==> flow/design.v <==
`timescale 1ns / 1ps
module sorting_system(
    input wire clk,              
    input wire rst_n,            
    input wire btn_manual_1,     
    input wire btn_manual_2,     
    input wire sensor_out,
    output wire s0, s1,
    output wire s2, s3,
    output wire led_r, led_g, led_b,
    input wire ir_sensor,        
    output wire servo_pwm_1,     
    output wire servo_pwm_2,     
    output wire led_ir_status    
);
    wire [1:0] detected_color;  
    tcs3200_core_v3 #(
        .SAMPLE_TIME(2500)
    ) color_sensor_inst (
        .clk(clk), .rst_n(rst_n),
        .sensor_out(sensor_out),
        .s0(s0), .s1(s1), .s2(s2), .s3(s3),
        .color_id(detected_color),
        .led_r(led_r), .led_g(led_g), .led_b(led_b)
    );
    reg ir_s1, ir_s2;
    wire ir_edge;
    always @(posedge clk) begin
        if (rst_n) begin
            ir_s1 <= 1'b1;
            ir_s2 <= 1'b1;
        end else begin
            ir_s1 <= ir_sensor;
            ir_s2 <= ir_s1;
        end
    end
    assign ir_edge = (ir_s2 == 1'b1 && ir_s1 == 1'b0);
    assign led_ir_status = ~ir_s2;  
    reg trig_1, trig_2;
    always @(posedge clk) begin
        if (rst_n) begin
            trig_1 <= 0;
            trig_2 <= 0;
        end else begin
            trig_1 <= 0;
            trig_2 <= 0;
            if (ir_edge) begin
                if (detected_color == 2'd1) trig_1 <= 1;
                else if (detected_color == 2'd2) trig_2 <= 1;
            end
        end
    end
    servo_core #(
        .START_DELAY(26250),
        .HOLD_TIME(30000)
    ) servo_1_inst (
        .clk(clk), .rst_n(rst_n),
        .activate(trig_1 | btn_manual_1),
        .pwm_out(servo_pwm_1)
    );
    servo_core #(
        .START_DELAY(50000),
        .HOLD_TIME(30000)
    ) servo_2_inst (
        .clk(clk), .rst_n(rst_n),
        .activate(trig_2 | btn_manual_2),
        .pwm_out(servo_pwm_2)
    );
endmodule
module tcs3200_core_v3(
    input clk, rst_n, sensor_out,
    output wire s0, s1,
    output reg s2, s3,
    output reg [1:0] color_id,
    output reg led_r, led_g, led_b
);
    assign s0 = 1; assign s1 = 1;  
    parameter SAMPLE_TIME = 12500000;  
    localparam RED=0, BLUE=1, GREEN=2;
    reg [1:0] state;
    reg [31:0] timer, counter;
    reg [31:0] r_val, g_val, b_val;
    reg s_in_d, s_in_d2;
    wire s_edge = s_in_d & ~s_in_d2;
    always @(posedge clk) begin
        if (rst_n) begin s_in_d <= 1'b0; s_in_d2 <= 1'b0; end
        else begin s_in_d <= sensor_out; s_in_d2 <= s_in_d; end
    end
    always @(posedge clk) begin
        if (rst_n) begin
            state <= RED; timer <= 0; counter <= 0; s2 <= 0; s3 <= 0;
            r_val <= 0; g_val <= 0; b_val <= 0;
            color_id <= 0; led_r<=0; led_g<=0; led_b<=0;
        end else begin
            if (timer < SAMPLE_TIME) begin
                timer <= timer + 1;
                if (s_edge) counter <= counter + 1;
            end else begin
                timer <= 0; counter <= 0;
                case(state)
                    RED: begin r_val <= counter; state <= BLUE; s2<=0; s3<=1; end
                    BLUE: begin b_val <= counter; state <= GREEN; s2<=1; s3<=1; end
                    GREEN: begin
                        g_val <= counter; state <= RED; s2<=0; s3<=0;
                        if ((r_val + g_val + b_val) > 1000) begin
                            if(r_val > g_val && r_val > b_val) begin
                                color_id <= 1; led_r<=1; led_g<=0; led_b<=0;
                            end else if(g_val > r_val && g_val > b_val) begin
                                color_id <= 2; led_r<=0; led_g<=1; led_b<=0;
                            end else if(b_val > r_val && b_val > g_val) begin
                                color_id <= 3; led_r<=0; led_g<=0; led_b<=1;
                            end
                        end else begin
                             led_r<=0; led_g<=0; led_b<=0;
                        end
                    end
                    default: begin state <= RED; s2<=0; s3<=0; end
                endcase
            end
        end
    end
endmodule
module servo_core #(
    parameter START_DELAY = 0,       
    parameter HOLD_TIME = 125000000  
)(
    input clk, rst_n, activate,
    output reg pwm_out
);
    parameter PWM_TOP = 2500;        
    parameter MIN_PULSE = 62;        
    parameter TARGET_PULSE = 146;    
    parameter STEP = 1;              
    reg [31:0] cnt;
    reg [31:0] duty;
    localparam IDLE=0, WAIT_DELAY=1, MOVE=2, HOLD=3, RETURN=4;
    reg [2:0] state;
    reg [31:0] general_timer;  
    always @(posedge clk) begin
        if (rst_n) begin
            state <= IDLE; duty <= MIN_PULSE; general_timer <= 0;
            cnt <= 0; pwm_out <= 0;
        end else begin
            if (cnt < PWM_TOP) cnt <= cnt + 1; else cnt <= 0;
            pwm_out <= (cnt < duty) ? 1 : 0;
            case(state)
                IDLE: begin
                    duty <= MIN_PULSE;
                    general_timer <= 0;
                    if (activate) begin
                        if (START_DELAY > 0) state <= WAIT_DELAY;
                        else state <= MOVE;
                    end
                end
                WAIT_DELAY: begin
                    if (general_timer < START_DELAY) begin
                        general_timer <= general_timer + 1;
                    end else begin
                        general_timer <= 0;
                        state <= MOVE;
                    end
                end
                MOVE: begin
                    if (duty < TARGET_PULSE) duty <= duty + STEP;
                    else begin
                        duty <= TARGET_PULSE;
                        general_timer <= 0;
                        state <= HOLD;
                    end
                end
                HOLD: begin
                    if (general_timer < HOLD_TIME) general_timer <= general_timer + 1;
                    else state <= RETURN;
                end
                RETURN: begin
                    if (duty > MIN_PULSE) duty <= duty - STEP;
                    else state <= IDLE;
                end
                default: state <= IDLE;
            endcase
        end
    end
endmodule
==> reports on sorting_system <==
* Reports on sorting_system *
Module sorting_system before and after one edit of its RTL, step after step.
Lines under "before" count in the file above, lines under "after" in the edited file.
"difference" is "after" less "before", of the values as shown; "relative change" is that difference over "before", in percent.
Operators carry their Yosys type and port widths (W data, S select, Z words).
Cell names lack the library's common part.
A cell with n/a has no value.

set-up
  top module = sorting_system
  clock port = clk
  standard-cell library = sky130hd
  library corner = tt_025C_1v80

* The edit *
Unified diff, file above to edited file.
A script made this edit; it was not meant as an optimisation.

begin of diff
@@ -79,5 +79,5 @@
     localparam RED=0, BLUE=1, GREEN=2;
     reg [1:0] state;
-    reg [31:0] timer, counter;
+    reg [63:0] timer, counter;
     reg [31:0] r_val, g_val, b_val;
     reg s_in_d, s_in_d2;
end of diff

* After elaboration *
Source: Yosys, flattened and elaborated, memories not mapped. Widths are those after wreduce. Registers that Yosys merges into a memory's read port (data or address) are not register bits. Print and check cells do not count. Equal cells are merged and count once.

word-level totals
  item                         before  after  difference  relative change (%)
  flip-flop bits (word level)  375     439    +64         +17.07
  output and inout bits        10      10     0           0.00
  bits of input ports          6       6      0           0.00
  cells after elaboration      173     173    0           0.00

cells by class
  item                   before  after  difference  relative change (%)
  bitwise operators      10      10     0           0.00
  add/sub/neg operators  12      12     0           0.00
  reduce/logical cells   29      29     0           0.00
  eq/ne operators        27      27     0           0.00
  muxes and demuxes      47      47     0           0.00
  magnitude comparators  20      20     0           0.00

operator list
  operator                 before  after  difference  relative change (%)
  $add A32 B1 Y32 const B  8       6      -2          -25.00
  $add A64 B1 Y64 const B  0       2      +2          n/a
  $lt A32 B12 Y1 const B   3       2      -1          -33.33
  $lt A64 B12 Y1 const B   0       1      +1          n/a
  $mux W1                  17      17     0           0.00
  $mux W3                  10      10     0           0.00
  $mux W32                 10      10     0           0.00
  $ne A2 B2 Y1 const B     10      10     0           0.00
  $not A1 Y1               7       7      0           0.00
  $gt A32 B32 Y1           6       6      0           0.00
  $reduce_and A2 Y1        5       5      0           0.00
  $reduce_or A2 Y1         5       5      0           0.00
  $eq A3 B2 Y1 const B     4       4      0           0.00
  $logic_and A1 B1 Y1      4       4      0           0.00
  $ne A2 B1 Y1 const B     4       4      0           0.00
  $lt A32 B15 Y1 const B   3       3      0           0.00
  $mux W2                  3       3      0           0.00
  $reduce_and A3 Y1        3       3      0           0.00
  $reduce_bool A3 Y1       3       3      0           0.00
  $add A32 B32 Y32         2       2      0           0.00
  $eq A2 B1 Y1 const B     2       2      0           0.00
  $eq A2 B2 Y1 const B     2       2      0           0.00
  $eq A3 B1 Y1 const B     2       2      0           0.00
  $eq A3 B3 Y1 const B     2       2      0           0.00
  $gt A32 B6 Y1 const B    2       2      0           0.00
  $logic_not A3 Y1         2       2      0           0.00
  $lt A32 B32 Y1           2       2      0           0.00
  $lt A32 B8 Y1 const B    2       2      0           0.00

The list need not be complete.

* Depth *
Depth = most cells in a row (Yosys ltp): at word level without a register or memory, in the mapped netlist without a sequential cell, where the memories' decode and read muxes count.

depth
  item                          before  after  difference  relative change (%)
  depth after elaboration       6       6      0           0.00
  ABC_AREA                      0       0      n/a         n/a
  depth in mapped cells         15      15     0           0.00
  depth with buffers taken out  15      15     0           0.00

* Mapped cells and area *
Source: synth_stat.txt of the flow (Yosys; design flattened, memories mapped). It holds for the ABC_AREA given above (unset counts as 0); a run with the other value may have another netlist.

cells by type
  cell type  before  after  difference  relative change (%)
  dfxtp_1    380     412    +32         +8.42
  o21ai_0    94      71     -23         -24.47
  nor2_1     261     242    -19         -7.28
  xor2_1     60      73     +13         +21.67
  nor4_1     38      50     +12         +31.58
  nand4_1    80      69     -11         -13.75
  and3_1     40      50     +10         +25.00
  o21ai_1    5       15     +10         +200.00
  and4_1     16      8      -8          -50.00
  clkbuf_1   96      89     -7          -7.29
  o21a_1     17      10     -7          -41.18
  inv_1      167     161    -6          -3.59
  or3_1      13      18     +5          +38.46
  a221o_1    4       9      +5          +125.00
  o22ai_1    3       8      +5          +166.67
  buf_1      1       6      +5          +500.00
  o2111ai_1  5       1      -4          -80.00
  and2_1     4       8      +4          +100.00

The list need not be complete.

synthesis totals
  item                            before   after    difference  relative change (%)
  synthesis area (µm²)            21275.4  21897.3  +621.9      +2.92
  buffer cells                    114      106      -8          -7.02
  area of sequential cells (µm²)  7607.3   8247.9   +640.6      +8.42
  standard cells after synthesis  2595     2608     +13         +0.50
  flip-flops                      380      412      +32         +8.42

The figures by module come from a second, unflattened synthesis with its own total; it is not the netlist above.

second synthesis, totals
  item                                           before   after    difference  relative change (%)
  cell total of the unflattened synthesis        2677     2717     +40         +1.49
  area total of the unflattened synthesis (µm²)  22068.7  22520.3  +451.6      +2.05

Rows give one instance, submodules left out.

by module, before
  module                               times used  cells  sequential area (µm²)  area (µm²)
  tcs3200_core_v3 #(SAMPLE_TIME=2500)  1           1344   3443.3                 10829.1
  servo_core                           1           666    2042.0                 5662.9
  servo_core                           1           655    2042.0                 5444.0
  sorting_system                       1           12     80.1                   132.6

by module, after
  module                               times used  cells  sequential area (µm²)  area (µm²)
  tcs3200_core_v3 #(SAMPLE_TIME=2500)  1           1384   4083.9                 11532.3
  servo_core                           1           655    2042.0                 5444.0
  servo_core                           1           666    2042.0                 5411.4
  sorting_system                       1           12     80.1                   132.6

* Path before layout *
OpenSTA on the mapped netlist: ideal clock, no wires. The path of least setup slack (recovery checks aside). Input and output delay are each 20% of the period. Register names are those of the netlist, which keeps one name where synthesis merged equal registers.

timing path after synthesis
  item                           before                          after                           difference  relative change (%)
  path type                      register -> register            register -> register            n/a         n/a
  from                           reg color_sensor_inst.g_val[1]  reg color_sensor_inst.b_val[0]  n/a         n/a
  to                             reg color_sensor_inst.led_g     reg color_sensor_inst.color_id  n/a         n/a
  time at the first pin (ns)     0.000                           0.000                           0.000       n/a
  library setup time (ns)        0.134                           0.069                           -0.065      n/a
  buffers on the path            0                               0                               0           n/a
  arrival (ns)                   3.969                           3.437                           -0.532      -13.40
  path delay (ns)                4.103                           3.506                           -0.597      -14.55
  slack (ns)                     3.897                           4.494                           +0.597      n/a
  stages                         14                              16                              +2          +14.29
  period (ns)                    8.0                             8.0                             0.0         0.00
  required time (ns)             7.866                           7.931                           +0.065      +0.83
  synthesis period reached (ns)  4.103                           3.506                           -0.597      -14.55

"path delay" = arrival - input delay + setup time.
"stages": output pins that drive a net of the path, with the launching flip-flop's if there is one; two outputs of one cell count as two.
"synthesis period reached" = period - worst setup slack (recovery checks aside). The figure is calculated, with input and output delays left at 20% of the set period.
An end named without its bit number is one bit of that signal or, where synthesis recoded a state register, one of its new flip-flops.
Between the ends stands the longest chain of elaborated cells between them, by number of cells; it is not shown to be the way that was timed. Of several equally long chains one is given.
A line is the first line of the expression or statement that the cell stems from. Yosys adds cells for indexed reads and writes and turns some case tables into memories.
A register here has more assigning lines than the two given.

on the way, after synthesis, before
  cells stage by stage = dfxtp_1 -> fa_1 -> ha_1 -> fa_1 -> a21o_1 -> a221o_2 -> a21oi_2 -> mux2_1 -> a311oi_1 -> nand4_1 -> or4_1 -> or4_4 -> or3b_1 -> o211ai_1
  length of the longest elaborated chain = 6
  elaborated cells on any way between the ends = 16
  source lines of those cells = 4
  those cells by class = 2 x add/sub; 5 x compare; 1 x eq/ne; 4 x mux; 4 x reduce/logical

RTL lines, path after synthesis, before
  item                 RTL line  text
  from (decl)          82        reg [31:0] r_val, g_val, b_val;
  from (assign)        92        r_val <= 0; g_val <= 0; b_val <= 0;
  from (assign)        104       g_val <= counter; state <= RED; s2<=0; s3<=0;
  $gt A32 B32 Y1       110       end else if(b_val > r_val && b_val > g_val) begin
  $logic_and A1 B1 Y1  110
  $mux W1              110
  $mux W1              108       end else if(g_val > r_val && g_val > b_val) begin
  $mux W1              106       if(r_val > g_val && r_val > b_val) begin
  $mux W1              105       if ((r_val + g_val + b_val) > 1000) begin
  to (assign)          107       color_id <= 1; led_r<=1; led_g<=0; led_b<=0;
  to (assign)          109       color_id <= 2; led_r<=0; led_g<=1; led_b<=0;
  to (decl)            75        output reg led_r, led_g, led_b

on the way, after synthesis, after
  cells stage by stage = dfxtp_1 -> inv_1 -> fa_1 -> inv_1 -> ha_1 -> fa_1 -> or3b_1 -> a211o_1 -> a21bo_2 -> nand4_1 -> o221ai_1 -> nor4_1 -> o2111a_1 -> nand4_1 -> nor3b_1 -> o21ai_1

RTL lines, path after synthesis, after
  item           RTL line  text
  from (decl)    82        reg [31:0] r_val, g_val, b_val;
  from (assign)  92        r_val <= 0; g_val <= 0; b_val <= 0;
  from (assign)  102       BLUE: begin b_val <= counter; state <= GREEN; s2<=1; s3<=1; end
  to (assign)    93        color_id <= 0; led_r<=0; led_g<=0; led_b<=0;
  to (assign)    107       color_id <= 1; led_r<=1; led_g<=0; led_b<=0;
  to (decl)      74        output reg [1:0] color_id,

after: Chain of elaborated cells between the ends: none given.

* Worst path after layout *
From the final timing report of the runs of set A: the path of least setup slack in the routed layout; clock arrival at registers is part of the times.

timing path post-layout
  item                        before                          after                           difference  relative change (%)
  path type                   register -> register            register -> register            n/a         n/a
  from                        reg color_sensor_inst.b_val[1]  reg color_sensor_inst.g_val[1]  n/a         n/a
  to                          reg color_sensor_inst.led_g     reg color_sensor_inst.color_id  n/a         n/a
  slack (ns)                  0.14                            0.31                            +0.17       n/a
  period (ns)                 4.43                            4.43                            0.00        0.00
  library setup time (ns)     0.14                            0.07                            -0.07       n/a
  stages                      14                              14                              0           0.00
  time at the first pin (ns)  0.57                            0.57                            0.00        0.00
  arrival (ns)                4.73                            4.62                            -0.11       -2.33
  buffers on the path         0                               0                               0           n/a
  required time (ns)          4.86                            4.94                            +0.08       +1.65

An end named without its bit number is one bit of that signal or, where synthesis recoded a state register, one of its new flip-flops.
Between the ends stands the longest chain of elaborated cells between them, by number of cells; it is not shown to be the way that was timed. Of several equally long chains one is given.
A register here has more assigning lines than the two given.

on the way, post-layout, before
  cells stage by stage = dfxtp_1 -> fa_1 -> ha_2 -> fa_2 -> a21o_1 -> a221o_2 -> a21oi_2 -> mux2_4 -> a311oi_2 -> nand4_1 -> or4_1 -> or4_4 -> or3b_1 -> o211ai_1
  length of the longest elaborated chain = 6
  elaborated cells on any way between the ends = 15
  source lines of those cells = 4
  those cells by class = 1 x add/sub; 5 x compare; 1 x eq/ne; 4 x mux; 4 x reduce/logical

RTL lines, path post-layout, before
  item                 RTL line  text
  from (decl)          82        reg [31:0] r_val, g_val, b_val;
  from (assign)        92        r_val <= 0; g_val <= 0; b_val <= 0;
  from (assign)        102       BLUE: begin b_val <= counter; state <= GREEN; s2<=1; s3<=1; end
  $gt A32 B32 Y1       110       end else if(b_val > r_val && b_val > g_val) begin
  $logic_and A1 B1 Y1  110
  $mux W1              110
  $mux W1              108       end else if(g_val > r_val && g_val > b_val) begin
  $mux W1              106       if(r_val > g_val && r_val > b_val) begin
  $mux W1              105       if ((r_val + g_val + b_val) > 1000) begin
  to (assign)          107       color_id <= 1; led_r<=1; led_g<=0; led_b<=0;
  to (assign)          109       color_id <= 2; led_r<=0; led_g<=1; led_b<=0;
  to (decl)            75        output reg led_r, led_g, led_b

on the way, post-layout, after
  cells stage by stage = dfxtp_1 -> fa_1 -> ha_1 -> fa_1 -> or3b_1 -> a211o_1 -> a21bo_2 -> nand4_1 -> o221ai_1 -> nor4_1 -> o2111a_1 -> nand4_1 -> nor3b_1 -> o21ai_1
  length of the longest elaborated chain = 5
  elaborated cells on any way between the ends = 15
  source lines of those cells = 4
  those cells by class = 2 x add/sub; 5 x compare; 3 x mux; 5 x reduce/logical

RTL lines, path post-layout, after
  item                 RTL line  text
  from (decl)          82        reg [31:0] r_val, g_val, b_val;
  from (assign)        92        r_val <= 0; g_val <= 0; b_val <= 0;
  from (assign)        104       g_val <= counter; state <= RED; s2<=0; s3<=0;
  $gt A32 B32 Y1       110       end else if(b_val > r_val && b_val > g_val) begin
  $logic_and A1 B1 Y1  110
  $mux W2              110
  $mux W2              108       end else if(g_val > r_val && g_val > b_val) begin
  $mux W2              106       if(r_val > g_val && r_val > b_val) begin
  to (assign)          107       color_id <= 1; led_r<=1; led_g<=0; led_b<=0;
  to (assign)          109       color_id <= 2; led_r<=0; led_g<=1; led_b<=0;
  to (decl)            74        output reg [1:0] color_id,

* Layout results *
Runs of the flow (Yosys, OpenROAD) on both versions; the two runs of a pair have the same settings. The constraints put input and output delay at 20% of the set period each and load the outputs with 0.01 pF.

settings, set A
  CORE_UTILIZATION = 40
  period_ns = 4.43
  CAP_MARGIN = 20
  CORE_MARGIN = 2
  SLEW_MARGIN = 20

results, set A
  item                                   before   after    difference  relative change (%)
  standard-cell area after layout (µm²)  23696.5  24531.0  +834.5      +3.52
  worst hold slack after layout (ns)     0.447    0.438    -0.009      n/a
  die footprint (µm²)                    55048.9  56629.7  +1580.8     +2.87
  Yosys chip area after synthesis (µm²)  21275.4  21897.3  +621.9      +2.92
  setup slack of the worst path (ns)     0.135    0.314    +0.179      n/a
  power (uW)                             7461     8010     +549        +7.36
  utilization in the final report        0.451    0.455    +0.004      n/a
  clock period reached (ns)              4.295    4.116    -0.179      -4.17
  summed negative setup slack (ns)       0.000    0.000    0.000       n/a

settings, set B
  ABC_AREA = 0
  CORE_ASPECT_RATIO = 0.92
  CORE_UTILIZATION = 64
  GPL_TIMING_DRIVEN = 0
  HOLD_SLACK_MARGIN = -0.03
  PLACE_DENSITY_LB_ADDON = 0.3
  period_ns = 3.09
  CAP_MARGIN = 20
  CORE_MARGIN = 2
  SLEW_MARGIN = 20

results, set B
  item                                   before   after    difference  relative change (%)
  standard-cell area after layout (µm²)  23822.8  24720.0  +897.2      +3.77
  worst hold slack after layout (ns)     0.445    0.446    +0.001      n/a
  die footprint (µm²)                    34718.8  35711.6  +992.8      +2.86
  Yosys chip area after synthesis (µm²)  21275.4  21897.3  +621.9      +2.92
  setup slack of the worst path (ns)     -1.309   -0.699   +0.610      n/a
  power (uW)                             10197    11100    +903        +8.86
  utilization in the final report        0.722    0.739    +0.017      n/a
  clock period reached (ns)              4.399    3.789    -0.610      -13.87
  summed negative setup slack (ns)       -6.415   -3.394   +3.021      n/a

By "clock period reached" is meant the clock period of the run minus its worst setup slack. This is arithmetic on one report: input and output delays are still those of the set period (20% each).
By "power" is meant OpenSTA's value without simulated activity: inputs other than the clock are taken to toggle once in ten clock periods, and the tool carries that through the logic.
